==> flow/design.v <==
module incrementerby4(clk, en, rst, ld, ld_data, out);
    input clk, en, rst, ld;
    output reg [7:0] out;
    input [7:0] ld_data;
    always @(posedge clk) begin
        if (rst) begin
            out <= ld_data;
        end
        else if (ld) begin
            out <= ld_data;
        end 
        else if (en) begin
            out <= out + 4;
        end
    end
endmodule
module adder (a, b, out);
    input [7:0] a, b;
    output [7:0] out;
    assign out = a + b;    
endmodule
module adder12 (a, b, out);
    input [11:0] a, b;
    output [11:0] out;
    assign out = a + b;    
endmodule
module buffer_4 (clk, wr_en, wr_adr, wr_data, rd_adr, rd_data);
    parameter SIZE = 16;
    input clk, wr_en;
    input [7:0] wr_adr, rd_adr;
    input [31:0] wr_data;
    output [7:0] rd_data;
    reg [7:0] mem [0:SIZE-1];
    assign rd_data = mem[rd_adr];
    always @(posedge clk) begin
        if (wr_en) begin
            mem[wr_adr] <= wr_data[31 : 24];
            mem[wr_adr + 1] <= wr_data[23 : 16];
            mem[wr_adr + 2] <= wr_data[15 : 8];
            mem[wr_adr + 3] <= wr_data[7 : 0];
        end
    end
endmodule
module buffer_8 (clk, wr_en, wr_adr, wr_data, rd_adr, rd_data);
    parameter SIZE = 64;
    input clk, wr_en;
    input [7:0] wr_adr, rd_adr;
    input [31:0] wr_data;
    output [31:0] rd_data;
    reg [7:0] mem [0:SIZE-1];
    assign rd_data = {mem[rd_adr], mem[rd_adr + 1], mem[rd_adr + 2], mem[rd_adr + 3]};
    always @(posedge clk) begin
        if (wr_en) begin
            mem[wr_adr] <= wr_data[31 : 24];
            mem[wr_adr + 1] <= wr_data[23 : 16];
            mem[wr_adr + 2] <= wr_data[15 : 8];
            mem[wr_adr + 3] <= wr_data[7 : 0];
        end
    end
endmodule
module counter #(parameter MAX_COUNT = 16)(clk, rst, en, carry, count);
    input clk, rst, en;
    output reg carry;
    output reg [7:0] count;
    always @(posedge clk) begin
        if (rst) begin
            count <= 0;
        end
        else if (en) begin
            if (count == MAX_COUNT - 1) begin
                count <= 0;
            end
            else begin
                count <= count + 1;
            end
        end
    end
    assign carry = (count == MAX_COUNT - 1);
endmodule
module decoder (a, out);
    parameter N = 4;
    input [7:0] a;
    output reg [N-1:0] out;
    reg [N-1:0] i;
    always @(*) begin
        for (i = 0; i < N; i = i + 1) begin
            if (i == a) begin
                out[i] = 1;
            end
            else begin
                out[i] = 0;
            end
        end
    end
endmodule
module multiplier (a, b, out);
    input [7:0] a, b;
    wire [15:0] result;
    assign result = a * b;
    output [7:0] out;
    assign out = {result[15:8]};
endmodule
module mux2_1 (a, b, sel, out);
    input [7:0] a, b;
    input sel;
    output [7:0] out;
    assign out = sel ? a : b;
endmodule
module register1word(clk, en, rst, write_data, out);
    input clk, en, rst;
    input [11:0] write_data;
    output reg [11:0] out;
    always @(posedge clk) begin
        if (rst) begin
            out <= 0;
        end else if (en) begin
            out <= write_data;
        end
    end
endmodule
module register4word(clk, en, rst, addr, write_data, out);
    input clk, en, rst;
    input [7:0] addr;
    input [7:0] write_data;
    reg [7:0] data [0:3];
    output [31:0] out;
    always @(posedge clk) begin
        if (rst) begin
            data[0] <= 0;
            data[1] <= 0;
            data[2] <= 0;
            data[3] <= 0;
        end 
        else if (en) begin
            data[addr] <= write_data;
        end
    end
    assign out = {data[0], data[1], data[2], data[3]};
endmodule
module mac (clk, rst, rst_acc, acc_en, img_pixel, filter_value, out);
    input clk, rst, rst_acc, acc_en;
    input [7:0] img_pixel, filter_value;
    output [7:0] out;
    wire [11:0] acc_out, acc_in;
    wire [7:0] mult_res;
    multiplier mult(img_pixel, filter_value, mult_res);
    adder12 addr4({4'b0000, mult_res}, acc_out, acc_in);
    register1word acc(clk, acc_en, rst | rst_acc, acc_in, acc_out);
    assign out = acc_out[11:4];
endmodule
module PE (clk, rst, rst_acc, rst_res_reg, res_buffer_en, acc_en,
           img_pixel, filter_value, res_index, out);
    input clk, rst, rst_acc, rst_res_reg, acc_en, res_buffer_en;
    input [7:0] img_pixel, filter_value, res_index;
    output [31:0] out;
    wire [7:0] mac_out;
    mac mac1 (clk, rst, rst_acc, acc_en, img_pixel, filter_value, mac_out);
    register4word res_buffer(clk, res_buffer_en, rst | rst_res_reg, res_index, mac_out, out);
endmodule
module controller(clk, reset, start, co_cntr16_img, co_cntr4_filter, co_cntr_filters,
                 co_cntr43, co_row_cntr, co_col_cntr, co_cntr16, co_cntr_reg4, co_cntr13, cntr43_res,
                 rst, rst_acc, rst_res_reg, mem_en, cntr16_img_en, cntr_filters_en, cntr4_filter_en, wr_file, adr_sel, mem_offset_sel, filter_wr_en,
                 img_wr_en, row_cntr_en, col_cntr_en, cntr43_en, cntr16_en, img_slice_en, acc_en, cntr_reg4_en, res_buffer_en,
                 cntr13_en, inc_en, inc_ld, done);
    input clk, reset, start;
    output reg rst, mem_en, cntr16_img_en, cntr_filters_en, cntr4_filter_en, adr_sel, filter_wr_en, wr_file;
    output reg img_wr_en, row_cntr_en, col_cntr_en, cntr43_en, cntr16_en, img_slice_en, acc_en, cntr_reg4_en, res_buffer_en;
    output reg cntr13_en, inc_en, inc_ld, done, rst_acc, rst_res_reg;
    output reg[1:0] mem_offset_sel;
    input co_cntr16_img, co_cntr4_filter, co_cntr_filters, co_cntr43, co_row_cntr, co_col_cntr, co_cntr16, co_cntr_reg4, co_cntr13;
    input [7:0] cntr43_res;
    reg[3:0] ns;
    reg[3:0] ps;
    always @(*) begin
        case(ps)
            4'b0000:   ns <= ~start ? 4'b0000 : 4'b0001;
            4'b0001:   ns <= start ? 4'b0001 : 4'b0010;
            4'b0010:   ns <= ~co_cntr4_filter ? 4'b0010 : 4'b1011;
            4'b1011:   ns <= ~co_cntr_filters ? 4'b0010 : 4'b0011;
            4'b0011:   ns <= ~co_cntr16_img ? 4'b0011 : 4'b0100;
            4'b0100:   ns <= ~co_row_cntr ? 4'b0100 : 4'b0101;
            4'b0101:   ns <= ~co_cntr16 ? 4'b0101 : 4'b0110;
            4'b0110 :  ns <= (cntr43_res == 42 || co_cntr_reg4) ? 4'b0111 : 4'b1010;
            4'b0111 : ns <= co_cntr43 ? 4'b1001 : 4'b1010;
            4'b1010 : ns <= ~co_cntr13 ? 4'b0100 : 4'b1000;
            4'b1000 : ns <= 4'b0011; 
            4'b1001: ns <= 4'b0000;
            default: ns <= 4'b0000;
        endcase
    end
    always @(*) begin
        {rst, mem_en, cntr16_img_en, cntr_filters_en, cntr4_filter_en, adr_sel, filter_wr_en,
        img_wr_en, row_cntr_en, col_cntr_en, cntr43_en, cntr16_en, img_slice_en, acc_en,
        cntr_reg4_en, res_buffer_en, cntr13_en, inc_en, inc_ld, done, mem_offset_sel, wr_file, rst_acc, rst_res_reg} = 0;
        case(ps)
            4'b0001:begin  rst = 1; inc_ld = 1;   end
            4'b0010: begin cntr4_filter_en = 1; adr_sel = 1; filter_wr_en = 1; mem_offset_sel = 0; end
            4'b0011 : begin  cntr16_img_en = 1; img_wr_en = 1; mem_offset_sel = 1;  end
            4'b1011: begin cntr_filters_en = 1; end
            4'b0100: begin row_cntr_en = 1; img_slice_en = 1; end
            4'b0101: begin acc_en = 1; cntr16_en = 1; end
            4'b0110: begin cntr_reg4_en = 1; res_buffer_en = 1; rst_acc = 1;end
            4'b0111: begin mem_en = 1; cntr43_en = 1; mem_offset_sel = 2; rst_res_reg = 1; end
            4'b1010: begin col_cntr_en = 1; cntr13_en = 1; end
            4'b1000: begin inc_en = 1; end
            4'b1001: begin done = 1; wr_file = 1; end
        endcase
    end
    always @(posedge clk) begin
         if (reset)
             ps <= 4'b0000;
         else
             ps <= ns;
     end
endmodule
module datapath(clk, rst, x, y, z, rst_acc, rst_res_reg, mem_en, cntr16_img_en, cntr_filters_en,
          cntr4_filter_en, filter_wr_en, img_wr_en, cntr43_en, row_cntr_en,
          col_cntr_en, cntr16_en, img_slice_en, acc_en, cntr_reg4_en, res_buffer_en, cntr13_en,
          inc_en, inc_ld, wr_file, adr_sel, mem_offset_sel, co_cntr16_img,
          co_cntr4_filter, co_cntr_filters, co_cntr43, co_row_cntr, co_col_cntr, co_cntr16, co_cntr_reg4, co_cntr13, cntr43_res,
          mem_rd_adr, mem_rd_data, out_we, out_adr, out_data);
    parameter NUM_FILTERS = 4;
    input clk, rst, mem_en, cntr16_img_en, cntr_filters_en, cntr4_filter_en, adr_sel, filter_wr_en, wr_file;
    input img_wr_en, row_cntr_en, col_cntr_en, cntr43_en, cntr16_en, img_slice_en, acc_en, cntr_reg4_en, res_buffer_en;
    input cntr13_en, inc_en, inc_ld, rst_acc, rst_res_reg;
    input [1:0] mem_offset_sel;
    input [7:0] x,y,z;
    output co_cntr16_img, co_cntr4_filter, co_cntr_filters, co_cntr43, co_row_cntr, co_col_cntr, co_cntr16, co_cntr_reg4, co_cntr13;
    output [7:0] cntr43_res;
    output [7:0] mem_rd_adr;
    input [31:0] mem_rd_data;
    output out_we;
    output [7:0] out_adr;
    output [32*NUM_FILTERS-1:0] out_data;
    wire[NUM_FILTERS - 1: 0] filters_wr_en;
    wire [7:0] mem_wr_adr, mem_offset_out, cntr4_filter_res, cntr16_img_res, mem_cntr_res;
    wire [7:0] img_rd_adr, row_cntr_res, col_cntr_res, cntr16_res, img_slice_rd_data;
    wire [7:0] mult_res, cntr_reg4_res, cntr13_res, x_offset;
    wire [31:0] img_rd_data;
    wire [7:0] filters_rd_data[0:NUM_FILTERS-1], filter_adr, cntr_filters_res, mem_filter_adr;
    assign out_we = mem_en;
    assign out_adr = mem_wr_adr;
    assign mem_offset_out = (mem_offset_sel == 0) ? y :
                            (mem_offset_sel == 1) ? x_offset :
                            (mem_offset_sel == 2) ? z : 0;
    counter #(NUM_FILTERS) cntr_filters(clk, rst, cntr_filters_en, co_cntr_filters, cntr_filters_res);
    decoder #(NUM_FILTERS) dcdr(cntr_filters_res, filters_wr_en);
    counter #(4) cntr4_filter (clk, rst, cntr4_filter_en, co_cntr4_filter, cntr4_filter_res);
    counter #(16) cntr16_img (clk, rst, cntr16_img_en, co_cntr16_img, cntr16_img_res);
    mux2_1 mux(mem_filter_adr, cntr16_img_res, adr_sel, mem_cntr_res);
    adder addr1(mem_offset_out, mem_cntr_res, mem_rd_adr);
    adder addr5(cntr4_filter_res, cntr_filters_res << 2, mem_filter_adr);
    genvar i;
    generate
        for (i = 0; i < NUM_FILTERS; i = i + 1) begin : gen_filters
            buffer_4 filter_buffer(clk, filters_wr_en[i] & filter_wr_en, cntr4_filter_res << 2, mem_rd_data, cntr16_res, filters_rd_data[i]);
            PE pe(clk, rst, rst_acc, rst_res_reg, res_buffer_en, acc_en,
                  img_slice_rd_data, filters_rd_data[i], cntr_reg4_res, out_data[32*i +: 32]);
        end
    endgenerate
    buffer_8 img_buffer(clk, img_wr_en, cntr16_img_res << 2, mem_rd_data, img_rd_adr, img_rd_data);
    counter #(43) cntr43 (clk, rst, cntr43_en, co_cntr43, cntr43_res);
    adder addr2(cntr43_res, mem_offset_out, mem_wr_adr);
    counter #(4) row_cntr (clk, rst, row_cntr_en, co_row_cntr, row_cntr_res);
    counter #(13) col_cntr (clk, rst, col_cntr_en, co_col_cntr, col_cntr_res);
    adder addr3(row_cntr_res << 4, col_cntr_res, img_rd_adr);
    counter #(16) cntr16 (clk, rst, cntr16_en, co_cntr16, cntr16_res);
    buffer_4 img_slice(clk, img_slice_en, row_cntr_res << 2, img_rd_data, cntr16_res, img_slice_rd_data);
    counter #(4) cntr_reg4 (clk, rst, cntr_reg4_en, co_cntr_reg4, cntr_reg4_res);
    counter #(13) cntr13 (clk, rst, cntr13_en, co_cntr13, cntr13_res);
    incrementerby4 inc(clk, inc_en, rst, inc_ld, x, x_offset);
endmodule
module convolution(clk, reset, start, x, y, z, done, mem_rd_adr, mem_rd_data, out_we, out_adr, out_data);
    parameter NUM_FILTERS = 4;
    input clk, reset, start;
    output [7:0] mem_rd_adr;
    input [31:0] mem_rd_data;
    output out_we;
    output [7:0] out_adr;
    output [32*NUM_FILTERS-1:0] out_data;
    input [7:0] x, y, z;
    output done;
    wire rst, rst_acc, mem_en, cntr16_img_en, cntr_filters_en, cntr4_filter_en, adr_sel, filter_wr_en, rst_res_reg;
    wire img_wr_en, row_cntr_en, col_cntr_en, cntr43_en, cntr16_en, img_slice_en, acc_en, cntr_reg4_en, res_buffer_en;
    wire cntr13_en, inc_en, inc_ld, wr_file;
    wire [1:0] mem_offset_sel;
    wire co_cntr16_img, co_cntr4_filter, co_cntr_filters, co_cntr43, co_row_cntr, co_col_cntr, co_cntr16, co_cntr_reg4, co_cntr13;
    wire [7:0] cntr43_res;
    datapath #(NUM_FILTERS) dp(clk, rst, x, y, z, rst_acc, rst_res_reg, mem_en, cntr16_img_en, cntr_filters_en, cntr4_filter_en, filter_wr_en, img_wr_en, cntr43_en, row_cntr_en,
          col_cntr_en, cntr16_en, img_slice_en, acc_en, cntr_reg4_en, res_buffer_en, cntr13_en,
          inc_en, inc_ld, wr_file, adr_sel, mem_offset_sel, co_cntr16_img,
          co_cntr4_filter, co_cntr_filters, co_cntr43, co_row_cntr, co_col_cntr, co_cntr16, co_cntr_reg4, co_cntr13, cntr43_res,
          mem_rd_adr, mem_rd_data, out_we, out_adr, out_data);
    controller cu(clk, reset, start, co_cntr16_img, co_cntr4_filter, co_cntr_filters, co_cntr43, co_row_cntr, co_col_cntr,
                 co_cntr16, co_cntr_reg4, co_cntr13, cntr43_res,
                 rst, rst_acc, rst_res_reg, mem_en, cntr16_img_en, cntr_filters_en, cntr4_filter_en, wr_file, adr_sel, mem_offset_sel, filter_wr_en,
                 img_wr_en, row_cntr_en, col_cntr_en, cntr43_en, cntr16_en, img_slice_en, acc_en, cntr_reg4_en, res_buffer_en,
                 cntr13_en, inc_en, inc_ld, done);
endmodule
[From RTL to reports: convolution]
The steps from the RTL of convolution to its reports follow in flow order.
Lines are those of the file above, counted from 1.
Operators: Yosys type, input widths -> output width; for muxes data width and select width s.
Cell names lack the library's common part.
The mark -- stands for no value.
Design
  top: convolution
  clock: clk
  standard-cell library: sky130hd
  timing corner: tt_025C_1v80

[Elaborated design]
Counts by Yosys on the flattened word-level netlist (proc, flatten, opt, wreduce; memories kept). Print and check cells are left out.
Yosys's memory passes give these memory sizes; they may raise the number of words (mostly to a power of two), join words into wider ones and drop unused or constant bits.
Cells by class
  bitwise gates (word level): 6
  $add $sub $neg: 30
  reductions and logical operators: 9
  eq/ne operators: 24
  multiply operators: 4
  mux-type cells: 121
Operators by type and width (number)
  $mul 8x8->16: 4
  $mux 8: 52
  $mux 4: 34
  $add 8x1->8 const B: 9
  $add 8x12->12: 4
  $pmux 4 s11: 1
  $eq 8x2->1 const B: 4
  $eq 8x4->1 const B: 4
  $reduce_or 8->1: 4
  $add 6x2->6 const B: 4
  $add 8x8->8: 3
  $mux 6: 4
  $mux 1: 20
  $mux 2: 9
  $eq 2x8->1 const A: 2
  $add 4x2->4 const B: 4
  $eq 4x3->1 const B: 4
  $eq 4x4->1 const B: 3
  $add 6x1->6 const B: 2
  $eq 1x8->1 const A: 1
  $add 4x1->4 const B: 2
  $eq 4x2->1 const B: 2
  $add 8x3->8 const B: 1
  $eq 8x6->1 const B: 1
  $logic_not 8->1: 1
  $add 6x6->6: 1
  $and 1x1->1: 4
  $eq 4x1->1 const B: 1
Not listed: further kinds 8, cells in them 9.
Bit counts
  elaborated cells: 220
  memory bits (writable): 1280
  input port bits: 59
  memory cells: 11
  flip-flop bits (word level): 132
  output and inout port bits: 146
  bits in read-only memories: 400
Memories
  dp.img_buffer.mem: depth 64, width 8, RTL line 50  | reg [7:0] mem [0:SIZE-1];
  (name not given): depth 16, width 25, RTL line 195  | case(ps)
  dp.gen_filters[0].filter_buffer.mem: depth 16, width 8, RTL line 33  | reg [7:0] mem [0:SIZE-1];
  dp.gen_filters[1].filter_buffer.mem: depth 16, width 8, RTL line 33
  dp.gen_filters[2].filter_buffer.mem: depth 16, width 8, RTL line 33
  dp.gen_filters[3].filter_buffer.mem: depth 16, width 8, RTL line 33
Memories not listed: 5.

[Depth]
Yosys ltp: most cells in a row. Word level: on the elaborated netlist, between registers, memories and ports. Mapped: between sequential cells and ports; inverters and the memories' decode and read muxes count.
Logic depth
  depth in word-level cells: 5
  ABC_AREA: 0
  mapped depth: 39
  depth with buffers taken out: 32

[Mapped cells and area]
Source: synth_stat.txt of the flow (Yosys; design flattened, memories mapped). It holds for the ABC_AREA given above (unset counts as 0); a run with the other value may have another netlist.
Synthesis totals
  buffer cells: 279
  standard cells after synthesis: 4638
  flip-flops: 1427
  synthesis area: 76140.5 µm²
  sequential part of the area: 41459.8 µm²
Cells by type
  edfxtp_1: number 1288, area in all 3.87E+04 µm²
  mux4_2: number 806, area in all 1.82E+04 µm²
  fa_1: number 147, area in all 2.94E+03 µm²
  dfxtp_1: number 139, area in all 2.78E+03 µm²
  ha_1: number 213, area in all 2.67E+03 µm²
  nor2_1: number 386, area in all 1448.89 µm²
  mux2i_1: number 81, area in all 810.778 µm²
  inv_1: number 211, area in all 792.01 µm²
  xnor2_1: number 90, area in all 788.256 µm²
  nand2_1: number 203, area in all 761.981 µm²
  clkbuf_1: number 185, area in all 694.416 µm²
  and2_1: number 103, area in all 644.368 µm²
  xor2_1: number 60, area in all 525.504 µm²
  a21oi_1: number 95, area in all 475.456 µm²
  and3_1: number 63, area in all 394.128 µm²
  or2_2: number 50, area in all 312.8 µm²
  nand3_1: number 59, area in all 295.283 µm²
  o21ai_0: number 58, area in all 290.278 µm²
Other cell types: 53; their cells: 401.
By module: a second synthesis without flattening, with its own total; a netlist apart from the flattened one above.
Second synthesis, totals
  cells (unflattened synthesis): 11758
  area (unflattened synthesis): 118486.1 µm²
Each row is one instance without its submodules.
By module
  buffer_8: area 48886.9 µm², seq. area 15374.7 µm², times used 1, cells 4854
  buffer_4: area 9241.4 µm², seq. area 3843.7 µm², times used 5, cells 911
  multiplier: area 2023.2 µm², seq. area 0.0 µm², times used 4, cells 237
  register4word: area 1260.0 µm², seq. area 960.9 µm², times used 4, cells 74
  adder12: area 503.0 µm², seq. area 0.0 µm², times used 4, cells 59
  register1word: area 420.4 µm², seq. area 240.2 µm², times used 4, cells 38
  counter #(MAX_COUNT=4): area 374.1 µm², seq. area 160.2 µm², times used 4, cells 41
  adder: area 331.6 µm², seq. area 0.0 µm², times used 4, cells 42
  controller: area 935.9 µm², seq. area 300.3 µm², times used 1, cells 90
  counter #(MAX_COUNT=13): area 385.4 µm², seq. area 160.2 µm², times used 2, cells 41
  counter #(MAX_COUNT=16): area 385.4 µm², seq. area 160.2 µm², times used 2, cells 42
  incrementerby4: area 394.1 µm², seq. area 240.2 µm², times used 1, cells 33
  counter #(MAX_COUNT=43): area 384.1 µm², seq. area 160.2 µm², times used 1, cells 41
  datapath #(NUM_FILTERS=4): area 234.0 µm², seq. area 0.0 µm², times used 1, cells 26
Modules not listed: 5.

[Worst setup path after synthesis]
Path of least setup slack by OpenSTA after synthesis, without wires, with an ideal clock, recovery checks aside; 20% of the period is set as input and as output delay. Where synthesis merged equal registers, the netlist keeps one of their names.
Timing after synthesis
  kind: reg2reg
  from: register (no name shown)
  to: register dp.gen_filters[3].pe.mac1.acc.out[8]
  data required time: 8.872 ns
  time at the first pin: 0.000 ns
  setup slack: 0.889 ns
  buffers on the path: 7
  arrival: 7.983 ns
  library setup time: 0.128 ns
  path delay: 8.111 ns
  clock period: 9.0 ns
  stages on the path: 38
  period reached after synthesis: 8.111 ns
"path delay" is the arrival time less input delay plus setup time.
"stages on the path": output pins that drive a net of the path, with the launching flip-flop's if there is one; two outputs of one cell count as two.
"period reached after synthesis" is the clock period less the worst setup slack; recovery checks do not enter. This is arithmetic on one report: input and output delays are still those of the set period (20% each).
Between the ends, after synthesis
  cell sequence: dfxtp_1 buf_6 buf_6 buf_6 buf_6 buf_2 buf_2 mux4_2 nand2_1 nand2_1 o21ai_1 clkbuf_1 nor2_1 fa_1 inv_1 fa_1 fa_1 fa_1 [... 2 more ...] nand3_1 or4_1 a2111o_1 nand2_1 a21oi_1 xnor2_1 ha_1 inv_1 fa_1 nor2b_1 o21ai_0 a21boi_0 o21ai_0 a21boi_0 o21ai_0 a21oi_1 xnor2_1 nor2_1
RTL lines, path after synthesis
  end: assignment: RTL line 115  | out <= 0;
  end: assignment: RTL line 117  | out <= write_data;
  end: declaration: RTL line 112  | output reg [11:0] out;
No chain of elaborated cells between the ends is given.

[Worst path after layout]
From the final timing report of flow run A: the path of least setup slack in the routed layout; clock arrival at registers is part of the times.
Timing after layout
  kind: reg2reg
  from: register (no name shown)
  to: register dp.gen_filters[3].pe.mac1.acc.out[11]
  clock period: 8.6 ns
  stages on the path: 37
  arrival: 8.88 ns
  time at the first pin: 0.79 ns
  setup slack: 0.39 ns
  library setup time: 0.10 ns
  data required time: 9.27 ns
  buffers on the path: 9
Between the ends, after layout
  cell sequence: dfxtp_4 buf_12 buf_12 buf_12 buf_12 clkbuf_16 clkbuf_16 mux4_2 nand2_1 nand2_1 o21ai_4 buf_12 clkbuf_2 nor2_1 fa_1 ha_1 inv_1 fa_1 fa_1 inv_1 ha_1 nand3_2 or4_1 a2111o_1 buf_4 a21oi_2 xor2_1 ha_1 a21o_1 a21oi_1 o21ai_0 a21oi_2 o21ai_0 a21o_1 a21oi_2 or3_1 a21oi_1
RTL lines, path after layout
  end: assignment: RTL line 115  | out <= 0;
  end: assignment: RTL line 117  | out <= write_data;
  end: declaration: RTL line 112  | output reg [11:0] out;
No chain of elaborated cells between the ends is given.

Lab notebook: convolution

Record of 6 stored runs of the RTL-to-layout flow on convolution, platform sky130hd. The runs are unordered. Constraints: input delay and output delay 20% of the set period each, output load 0.01 pF.
"achieved clock period (ns)" = clock period - worst setup slack. The figure is calculated, with input and output delays left at 20% of the set period.
"worst setup path time (ns)" = time allowed to the worst setup path (clock period - input delay - output delay, where it has them) - its slack; a late launch clock adds to it, a late capture clock takes from it.
By "finish__power__total" is meant OpenSTA's value without simulated activity: inputs other than the clock are taken to toggle once in ten clock periods, and the tool carries that through the logic.

settings of flow run A
{
  "ABC_AREA": 0,
  "CELL_PAD_IN_SITES_GLOBAL_PLACEMENT": 1,
  "CORE_MARGIN": 4,
  "CTS_CLUSTER_DIAMETER": 218,
  "CTS_CLUSTER_SIZE": 90,
  "GPL_TIMING_DRIVEN": 0,
  "MAX_ROUTING_LAYER": "met5",
  "PLACE_DENSITY_LB_ADDON": 0.11,
  "period_ns": 8.6,
  "CAP_MARGIN": 20,
  "CORE_UTILIZATION": 40,
  "SLEW_MARGIN": 20
}
report of flow run A
yosys chip area after synthesis (um^2): 76140.5
finish__design__die__area: 197394.0
finish__design__instance__area__stdcell: 84781.3
finish__design__instance__utilization: 0.4495
finish__timing__setup__ws: 0.394
finish__timing__setup__tns: 0.000
finish__timing__hold__ws: 0.521
finish__power__total: 1.069e-02
achieved clock period (ns): 8.206
worst setup path time (ns): 8.21
worst setup path kind: reg2reg

settings of flow run B
{
  "CELL_PAD_IN_SITES_DETAIL_PLACEMENT": 1,
  "CORE_MARGIN": 8,
  "CORE_UTILIZATION": 59,
  "CTS_CLUSTER_DIAMETER": 112,
  "GPL_ROUTABILITY_DRIVEN": 1,
  "GPL_TIMING_DRIVEN": 1,
  "MAX_ROUTING_LAYER": "met5",
  "MIN_ROUTING_LAYER": "met2",
  "PLACE_DENSITY_LB_ADDON": 0.18,
  "SETUP_SLACK_MARGIN": -0.89,
  "TNS_END_PERCENT": 25,
  "period_ns": 12.8,
  "CAP_MARGIN": 20,
  "SLEW_MARGIN": 20
}
report of flow run B
yosys chip area after synthesis (um^2): 76140.5
finish__design__die__area: 140801.0
finish__design__instance__area__stdcell: 85557.1
finish__design__instance__utilization: 0.6641
finish__timing__setup__ws: 3.005
finish__timing__setup__tns: 0.000
finish__timing__hold__ws: 0.505
finish__power__total: 1.011e-02
achieved clock period (ns): 9.795
worst setup path time (ns): 9.80
worst setup path kind: reg2reg

settings of flow run C
{
  "SETUP_SLACK_MARGIN": -0.44,
  "period_ns": 8.27,
  "CAP_MARGIN": 20,
  "CORE_MARGIN": 2,
  "CORE_UTILIZATION": 40,
  "SLEW_MARGIN": 20
}
report of flow run C
yosys chip area after synthesis (um^2): 76140.5
finish__design__die__area: 193855.0
finish__design__instance__area__stdcell: 87350.0
finish__design__instance__utilization: 0.4608
finish__timing__setup__ws: 0.336
finish__timing__setup__tns: 0.000
finish__timing__hold__ws: 0.496
finish__power__total: 1.552e-02
achieved clock period (ns): 7.934
worst setup path time (ns): 7.93
worst setup path kind: reg2reg

settings of flow run D
{
  "ABC_AREA": 0,
  "CELL_PAD_IN_SITES_DETAIL_PLACEMENT": 1,
  "CORE_MARGIN": 10,
  "CORE_UTILIZATION": 55,
  "GPL_TIMING_DRIVEN": 1,
  "MIN_ROUTING_LAYER": "met2",
  "PLACE_DENSITY_LB_ADDON": 0.29,
  "SETUP_SLACK_MARGIN": 1.57,
  "TNS_END_PERCENT": 5,
  "period_ns": 5.76,
  "CAP_MARGIN": 20,
  "SLEW_MARGIN": 20
}
report of flow run D: did not finish, route, GRT-0232

settings of flow run E
{
  "CAP_MARGIN": 40,
  "CELL_PAD_IN_SITES_DETAIL_PLACEMENT": 0,
  "CELL_PAD_IN_SITES_GLOBAL_PLACEMENT": 3,
  "CORE_ASPECT_RATIO": 0.66,
  "CORE_UTILIZATION": 44,
  "CTS_CLUSTER_DIAMETER": 87,
  "GPL_ROUTABILITY_DRIVEN": 1,
  "MIN_ROUTING_LAYER": "met2",
  "PLACE_DENSITY_LB_ADDON": 0.18,
  "SETUP_SLACK_MARGIN": 1.61,
  "period_ns": 11.6,
  "CORE_MARGIN": 2,
  "SLEW_MARGIN": 20
}
report of flow run E
yosys chip area after synthesis (um^2): 76140.5
finish__design__die__area: 176462.0
finish__design__instance__area__stdcell: 86984.7
finish__design__instance__utilization: 0.5083
finish__timing__setup__ws: 3.070
finish__timing__setup__tns: 0.000
finish__timing__hold__ws: 0.487
finish__power__total: 1.090e-02
achieved clock period (ns): 8.530
worst setup path time (ns): 8.53
worst setup path kind: reg2reg

settings of flow run F
{
  "ABC_AREA": 1,
  "CELL_PAD_IN_SITES_GLOBAL_PLACEMENT": 1,
  "CORE_MARGIN": 3,
  "CTS_CLUSTER_DIAMETER": 218,
  "CTS_CLUSTER_SIZE": 90,
  "GPL_TIMING_DRIVEN": 0,
  "MAX_ROUTING_LAYER": "met5",
  "PLACE_DENSITY": 0.85,
  "period_ns": 8.6,
  "CAP_MARGIN": 20,
  "CORE_UTILIZATION": 40,
  "SLEW_MARGIN": 20
}
report of flow run F
yosys chip area after synthesis (um^2): 77162.8
finish__design__die__area: 198212.0
finish__design__instance__area__stdcell: 85057.8
finish__design__instance__utilization: 0.4454
finish__timing__setup__ws: 0.322
finish__timing__setup__tns: 0.000
finish__timing__hold__ws: 0.476
finish__power__total: 1.092e-02
achieved clock period (ns): 8.278
worst setup path time (ns): 8.28
worst setup path kind: reg2reg
